==> flow/design.v <==
module APB_master(input Transfer,               
                  input Wr_Rd,                  
                  input [4:0] Address,          
                  input [31:0] write_data,      
                  output reg [31:0] read_data,  
                  input PCLK,                   
                  input PRESETn,                
                  input PREADY,                 
                  input [31:0] PRDATA,          
                  input PSLVERR,                
                  output [4:0] PADDR,           
                  output PSELx,                 
                  output PENABLE,               
                  output PWRITE,                
                  output [31:0] PWDATA);        
    parameter IDLE = 2'b00, SETUP = 2'b01, ACCESS = 2'b10;
    (* fsm_encoding = "none" *) reg [1:0] ps;
    reg [1:0] ns;
    reg [4:0]  paddr_q;
    reg        pwrite_q;
    reg [31:0] pwdata_q;
    wire setup_open = PRESETn && Transfer && (ps == SETUP);
    always @(posedge PCLK) begin
        if (!PRESETn)
            ps <= IDLE;
        else
            ps <= ns;
    end
    always @(*) begin
        if (!PRESETn  || !Transfer)
            ns = IDLE;
        else
        begin
            case (ps)
                IDLE:    ns = SETUP;
                SETUP:   ns = PSLVERR ? IDLE : ACCESS;
                ACCESS:  ns = PSLVERR ? IDLE : (PREADY ? SETUP : ACCESS);
                default: ns = IDLE;
            endcase
        end
    end
    assign PSELx   = (ps == SETUP) || (ps == ACCESS);
    assign PENABLE = (ps == ACCESS);
    always @(posedge PCLK) begin
        if (setup_open) begin
            paddr_q  <= Address;
            pwrite_q <= Wr_Rd;
            if (Wr_Rd)
                pwdata_q <= write_data;
        end
    end
    assign PADDR  = setup_open ? Address : paddr_q;
    assign PWRITE = setup_open ? Wr_Rd   : pwrite_q;
    assign PWDATA = (setup_open && Wr_Rd) ? write_data : pwdata_q;
    always @(posedge PCLK) begin
        if (PRESETn && PSELx && PENABLE && PREADY && !PSLVERR && !PWRITE)
            read_data <= PRDATA;
    end
endmodule
module APB_slave(input PCLK,                
                 input PRESETn,             
                 input [4:0] PADDR,         
                 input PSELx,               
                 input PENABLE,             
                 input PWRITE,              
                 input [31:0]PWDATA,        
                 output PREADY,             
                 output [31:0] PRDATA,      
                 output PSLVERR);           
    reg [31:0] mem [0:31];  
    assign PREADY  = PRESETn && PSELx && PENABLE;
    assign PSLVERR = 1'b0;
    always @(posedge PCLK) begin
        if (PRESETn && PSELx && PENABLE && PWRITE)
            mem[PADDR] <= PWDATA;
    end
    assign PRDATA = mem[PADDR];
endmodule
module APB_top(input PCLK,
               input PRESETn,
               input Transfer,
               input Wr_Rd,
               input [4:0] Address,
               input [31:0] write_data,
               output [31:0] read_data);
    wire [4:0] PADDR;
    wire [31:0] PWDATA,PRDATA;
    wire PSELx,PENABLE,PWRITE,PREADY,PSLVERR;
    APB_master Design_master(Transfer,Wr_Rd,Address,write_data,read_data,PCLK,PRESETn,PREADY,PRDATA,PSLVERR,PADDR,PSELx,PENABLE,PWRITE,PWDATA);
    APB_slave Design_slave(PCLK,PRESETn,PADDR,PSELx,PENABLE,PWRITE,PWDATA,PREADY,PRDATA,PSLVERR);
endmodule
Tool chain data of APB_top
What the tools print for APB_top, step after step.
Lines are those of the file above, counted from 1.
The mark - stands for no value.
- top: APB_top
- clock: PCLK
- library: sky130hd
- corner: tt_025C_1v80

Word level
Counts by Yosys on the flattened word-level netlist (proc, flatten, opt, wreduce; memories kept). Print and check cells are left out. Cells with the same type and inputs are merged into one.
Yosys's memory passes give these memory sizes; they may raise the number of words (mostly to a power of two), join words into wider ones and drop unused or constant bits.
- reduce/logical cells: 15
- noted equal/unequal tests: 2
- noted bitwise logic cells: 1
- noted multiplexer cells: 8
- operator list (operator ; number):
    32-bit two-way mux ; 2
    5-bit two-way mux ; 2
    1-bit logical AND ; 7
    2-bit case mux with 3-bit select ; 1
    1-bit zero test ; 3
    1-bit logical OR ; 2
    2-bit by 1-bit == test with 1-bit output with constant B ; 1
    2-bit == test with constant B ; 1
    2-bit zero test ; 1
    2-bit AND reduction ; 1
    2-bit OR reduction ; 1
    2-bit two-way mux ; 1
    1-bit two-way mux ; 2
    1-bit NOT ; 1
- word width x clocked read ports: 32
- input bits at 41
- noted cells after elaboration: 31
- noted RAM bits: 1024
- noted flip-flop bits (word level): 40
- memory cells: 1
- memories (name ; depth ; width ; read ports ; wr ports ; line ; source):
    Design_slave.mem ; 32 ; 32 ; 1 ; 1 ; 70 ; reg [31:0] mem [0:31];

Logic depth
Yosys ltp: most cells in a row. Word level: on the elaborated netlist, between registers, memories and ports. Mapped: between sequential cells and ports; inverters and the memories' decode and read muxes count.
- word-level depth: 6
- ABC_AREA: 0
- gate-level depth with buffers: 10
- gate-level depth less buffers: 7

Mapped cells and area
The flow's flattened synthesis, as Yosys stat reports it; memories are mapped. The netlist is that of the ABC_AREA named above (0 if unset); the other value can give another one.
- cell count at 2338
- flip-flop cells at 1096
- noted area of sequential cells: 32831.5 um^2
- synthesis area at 41652.4 um^2
- cell types (cell ; number ; area in all (um^2)):
    sky130_fd_sc_hd__edfxtp_1 ; 1088 ; 3.27E+04
    sky130_fd_sc_hd__mux4_2 ; 141 ; 3.18E+03
    sky130_fd_sc_hd__nand2_1 ; 356 ; 1.34E+03
    sky130_fd_sc_hd__a21oi_1 ; 241 ; 1.21E+03
    sky130_fd_sc_hd__a22oi_1 ; 115 ; 863.328
    sky130_fd_sc_hd__nand3_1 ; 121 ; 605.581
    sky130_fd_sc_hd__mux2_2 ; 33 ; 371.606
    sky130_fd_sc_hd__buf_2 ; 67 ; 335.322
    sky130_fd_sc_hd__nand4_1 ; 32 ; 200.192
    sky130_fd_sc_hd__clkbuf_1 ; 46 ; 172.666
    sky130_fd_sc_hd__dfxtp_1 ; 8 ; 160.154
    sky130_fd_sc_hd__nor2_1 ; 34 ; 127.622
    sky130_fd_sc_hd__buf_4 ; 12 ; 90.086
    sky130_fd_sc_hd__mux2i_4 ; 4 ; 90.086
    sky130_fd_sc_hd__and2_1 ; 8 ; 50.048
    sky130_fd_sc_hd__nor2b_1 ; 6 ; 37.536
    sky130_fd_sc_hd__nor3_1 ; 7 ; 35.034
    sky130_fd_sc_hd__buf_6 ; 3 ; 33.782
Other cell types: 6; their cells: 16.
The figures by module come from a second, unflattened synthesis with its own total; it is not the netlist above.
- cell total of the unflattened synthesis: 2213
- area total of the unflattened synthesis: 41934.0 um^2
Each row is one instance without its submodules.
- modules (module ; area (um^2) ; times used ; cells):
    APB_slave ; 39123.8 ; 1 ; 2081
    APB_master ; 2810.2 ; 1 ; 132
    APB_top ; 0.0 ; 1 ; 0

Timing after synthesis
Source: OpenSTA report_checks on the synthesized netlist (no wires, ideal clock, input and output delay 20% of the period each), path of least setup slack; recovery checks are left aside. Register names are those of the netlist, which keeps one name where synthesis merged equal registers.
- kind: input to register
- start point: input PRESETn
- end point: memory Design_slave.mem[0][0]
- stages at 8
- input delay at 1000 ps
- noted clock period: 5000 ps
- setup time: 421 ps
- path slack: 866 ps
- noted launch time at the first pin: 1000 ps
- noted data required time: 4579 ps
- data arrival time at 3713 ps
- delay of the path: 3134 ps
- path buffers at 4
- noted synthesis period reached: 4134 ps
"delay of the path" is the arrival time less input delay plus setup time.
"stages": output pins that drive a net of the path, with the launching flip-flop's if there is one; two outputs of one cell count as two.
"synthesis period reached" is the clock period less the worst setup slack; recovery checks do not enter. This is arithmetic on one report: input and output delays are still those of the set period (20% each).
Between the ends stands the longest chain of elaborated cells between them, by number of cells; it is not shown to be the way that was timed. Of several equally long chains one is given.
A line is the first line of the expression or statement that the cell stems from. Yosys adds cells for indexed reads and writes and turns some case tables into memories.
The path ends at the enable pin of a flip-flop; only ways to that pin are counted.
- path through: sky130_fd_sc_hd__nand4b_4 -> sky130_fd_sc_hd__mux2i_4 -> sky130_fd_sc_hd__buf_6 -> sky130_fd_sc_hd__buf_6 -> sky130_fd_sc_hd__buf_4 -> sky130_fd_sc_hd__buf_2 -> sky130_fd_sc_hd__nand2_1 -> sky130_fd_sc_hd__nor2_1
- noted length of the longest elaborated chain: 5
- RTL lines, path after synthesis (element ; line ; source):
    start: declaration ; 80 ; input PRESETn,
    1-bit logical AND (2 in a row) ; 22 ; wire setup_open = PRESETn && Transfer && (ps == SETUP);
    1-bit two-way mux ; 53 ; assign PWRITE = setup_open ? Wr_Rd   : pwrite_q;
    1-bit logical AND ; 74 ; if (PRESETn && PSELx && PENABLE && PWRITE)
    5-bit two-way mux ; 74 ;
    end: declaration ; 70 ; reg [31:0] mem [0:31];

Timing after layout
Path of least setup slack in the final report of record 1 (OpenROAD, finished layout, wires in). Where an end is a register, its clock arrival counts in the times.
The path's times are printed in steps of 10 ps; the period is the one set.
- kind: input to register
- start point: input PRESETn
- end point: register Design_master.read_data[3]
- noted launch time at the first pin: 1000 ps
- path buffers at 3
- input delay at 1000 ps
- noted data required time: 5390 ps
- stages at 8
- path slack: 1140 ps
- data arrival time at 4250 ps
- noted clock period: 5000 ps
- setup time: 290 ps
Between the ends stands the longest chain of elaborated cells between them, by number of cells; it is not shown to be the way that was timed. Of several equally long chains one is given.
- path through: sky130_fd_sc_hd__clkdlybuf4s50_1 -> sky130_fd_sc_hd__nand4b_4 -> sky130_fd_sc_hd__mux2i_4 -> sky130_fd_sc_hd__buf_12 -> sky130_fd_sc_hd__buf_12 -> sky130_fd_sc_hd__mux4_2 -> sky130_fd_sc_hd__a22oi_1 -> sky130_fd_sc_hd__nand4_1
- noted length of the longest elaborated chain: 5
- RTL lines, path post-layout (element ; line ; source):
    start: declaration ; 80 ; input PRESETn,
    1-bit logical AND (2 in a row) ; 22 ; wire setup_open = PRESETn && Transfer && (ps == SETUP);
    1-bit two-way mux ; 53 ; assign PWRITE = setup_open ? Wr_Rd   : pwrite_q;
    1-bit zero test ; 56 ; if (PRESETn && PSELx && PENABLE && PREADY && !PSLVERR && !PWRITE)
    1-bit logical AND ; 56 ;
    end: declaration ; 5 ; output reg [31:0] read_data,

Measured results for APB_top: 5 stored runs of the Yosys and OpenROAD flow on sky130hd. The settings differ; the order carries no meaning. The constraints put input and output delay at 20% of the set period each and load the outputs with 0.01 pF.
"reached clock period" is the run's clock period less its worst setup slack. It is reckoned from that one timing run; input and output delays stay at 20% of the period that was set.
"critical path time": the worst setup path's part of the clock period (all of it between registers, 20% less for each end at a port) less its slack. A launch clock that arrives late makes it longer, a capture clock that arrives late makes it shorter.
"total design power" rests on the timing tool's default activity at the inputs, not on a simulated workload.
"critical path time" is given in steps of 10 ps.

Record 1
Settings were CORE_UTILIZATION = 40; PLACE_DENSITY = 0.6; period_ns = 5.0; CAP_MARGIN = 20; CORE_MARGIN = 2; SLEW_MARGIN = 20
- worst setup slack after layout: 1141 ps
- total negative setup slack: 0 ps
- final worst hold slack at 482 ps
- reached clock period at 3859 ps
- standard-cell area after layout: 48474.0 um^2
- noted the area of the synthesized netlist: 41652.4 um^2
- utilization: 0.469
- area of the die: 106730.0 um^2
- total design power: 21.143 mW
- critical path time: 2860 ps
- type of the worst setup path: input to register

Record 2
Settings were ABC_AREA = 0; CELL_PAD_IN_SITES_GLOBAL_PLACEMENT = 1; CORE_ASPECT_RATIO = 1.17; CORE_MARGIN = 8; CORE_UTILIZATION = 65; GPL_TIMING_DRIVEN = 0; PLACE_DENSITY_LB_ADDON = 0.23; TNS_END_PERCENT = 85; period_ns = 2.97; CAP_MARGIN = 20; SLEW_MARGIN = 20
- final worst hold slack at 239 ps
- area of the die: 72462.4 um^2
- standard-cell area after layout: 49618.8 um^2
- total negative setup slack: -736 ps
- utilization: 0.781
- worst setup slack after layout: -95 ps
- total design power: 36.403 mW
- reached clock period at 3065 ps
- critical path time: 3070 ps
- type of the worst setup path: register to register
- noted the area of the synthesized netlist: 41652.4 um^2

Record 3
Settings were ABC_AREA = 1; CELL_PAD_IN_SITES_DETAIL_PLACEMENT = 0; CELL_PAD_IN_SITES_GLOBAL_PLACEMENT = 3; CORE_ASPECT_RATIO = 1.03; CTS_CLUSTER_SIZE = 57; GPL_ROUTABILITY_DRIVEN = 1; MAX_ROUTING_LAYER = met4; MIN_ROUTING_LAYER = met2; PLACE_DENSITY_LB_ADDON = 0.04; TNS_END_PERCENT = 80; period_ns = 3.69; CAP_MARGIN = 20; CORE_MARGIN = 2; CORE_UTILIZATION = 40; SLEW_MARGIN = 20
- total design power: 30.662 mW
- final worst hold slack at 583 ps
- standard-cell area after layout: 53740.3 um^2
- worst setup slack after layout: 607 ps
- utilization: 0.475
- reached clock period at 3083 ps
- area of the die: 116905.0 um^2
- noted the area of the synthesized netlist: 45673.8 um^2
- total negative setup slack: 0 ps
- critical path time: 2340 ps
- type of the worst setup path: input to register

Record 4
Settings were ABC_AREA = 1; CELL_PAD_IN_SITES_DETAIL_PLACEMENT = 0; CELL_PAD_IN_SITES_GLOBAL_PLACEMENT = 3; CORE_ASPECT_RATIO = 1.85; CORE_MARGIN = 5; CORE_UTILIZATION = 40; CTS_CLUSTER_DIAMETER = 327; CTS_CLUSTER_SIZE = 49; GPL_ROUTABILITY_DRIVEN = 0; MAX_ROUTING_LAYER = met4; PLACE_DENSITY_LB_ADDON = 0.08; TNS_END_PERCENT = 10; period_ns = 2.37; CAP_MARGIN = 20; SLEW_MARGIN = 20
- total design power: 38.636 mW
- area of the die: 121364.0 um^2
- utilization: 0.484
- reached clock period at 2413 ps
- worst setup slack after layout: -43 ps
- total negative setup slack: -273 ps
- final worst hold slack at 346 ps
- noted the area of the synthesized netlist: 45673.8 um^2
- critical path time: 2410 ps
- type of the worst setup path: register to register
- standard-cell area after layout: 54842.6 um^2

Record 5
Settings were CELL_PAD_IN_SITES_DETAIL_PLACEMENT = 1; CORE_ASPECT_RATIO = 0.66; CORE_MARGIN = 5; CORE_UTILIZATION = 40; CTS_CLUSTER_DIAMETER = 327; CTS_CLUSTER_SIZE = 91; GPL_ROUTABILITY_DRIVEN = 0; MAX_ROUTING_LAYER = met5; PLACE_DENSITY = 0.6; TNS_END_PERCENT = 10; period_ns = 5.0; CAP_MARGIN = 20; SLEW_MARGIN = 20
- total negative setup slack: 0 ps
- noted the area of the synthesized netlist: 41652.4 um^2
- final worst hold slack at 508 ps
- reached clock period at 3797 ps
- utilization: 0.438
- total design power: 16.162 mW
- worst setup slack after layout: 1203 ps
- critical path time: 2800 ps
- type of the worst setup path: input to register
- standard-cell area after layout: 45389.8 um^2
- area of the die: 110824.0 um^2
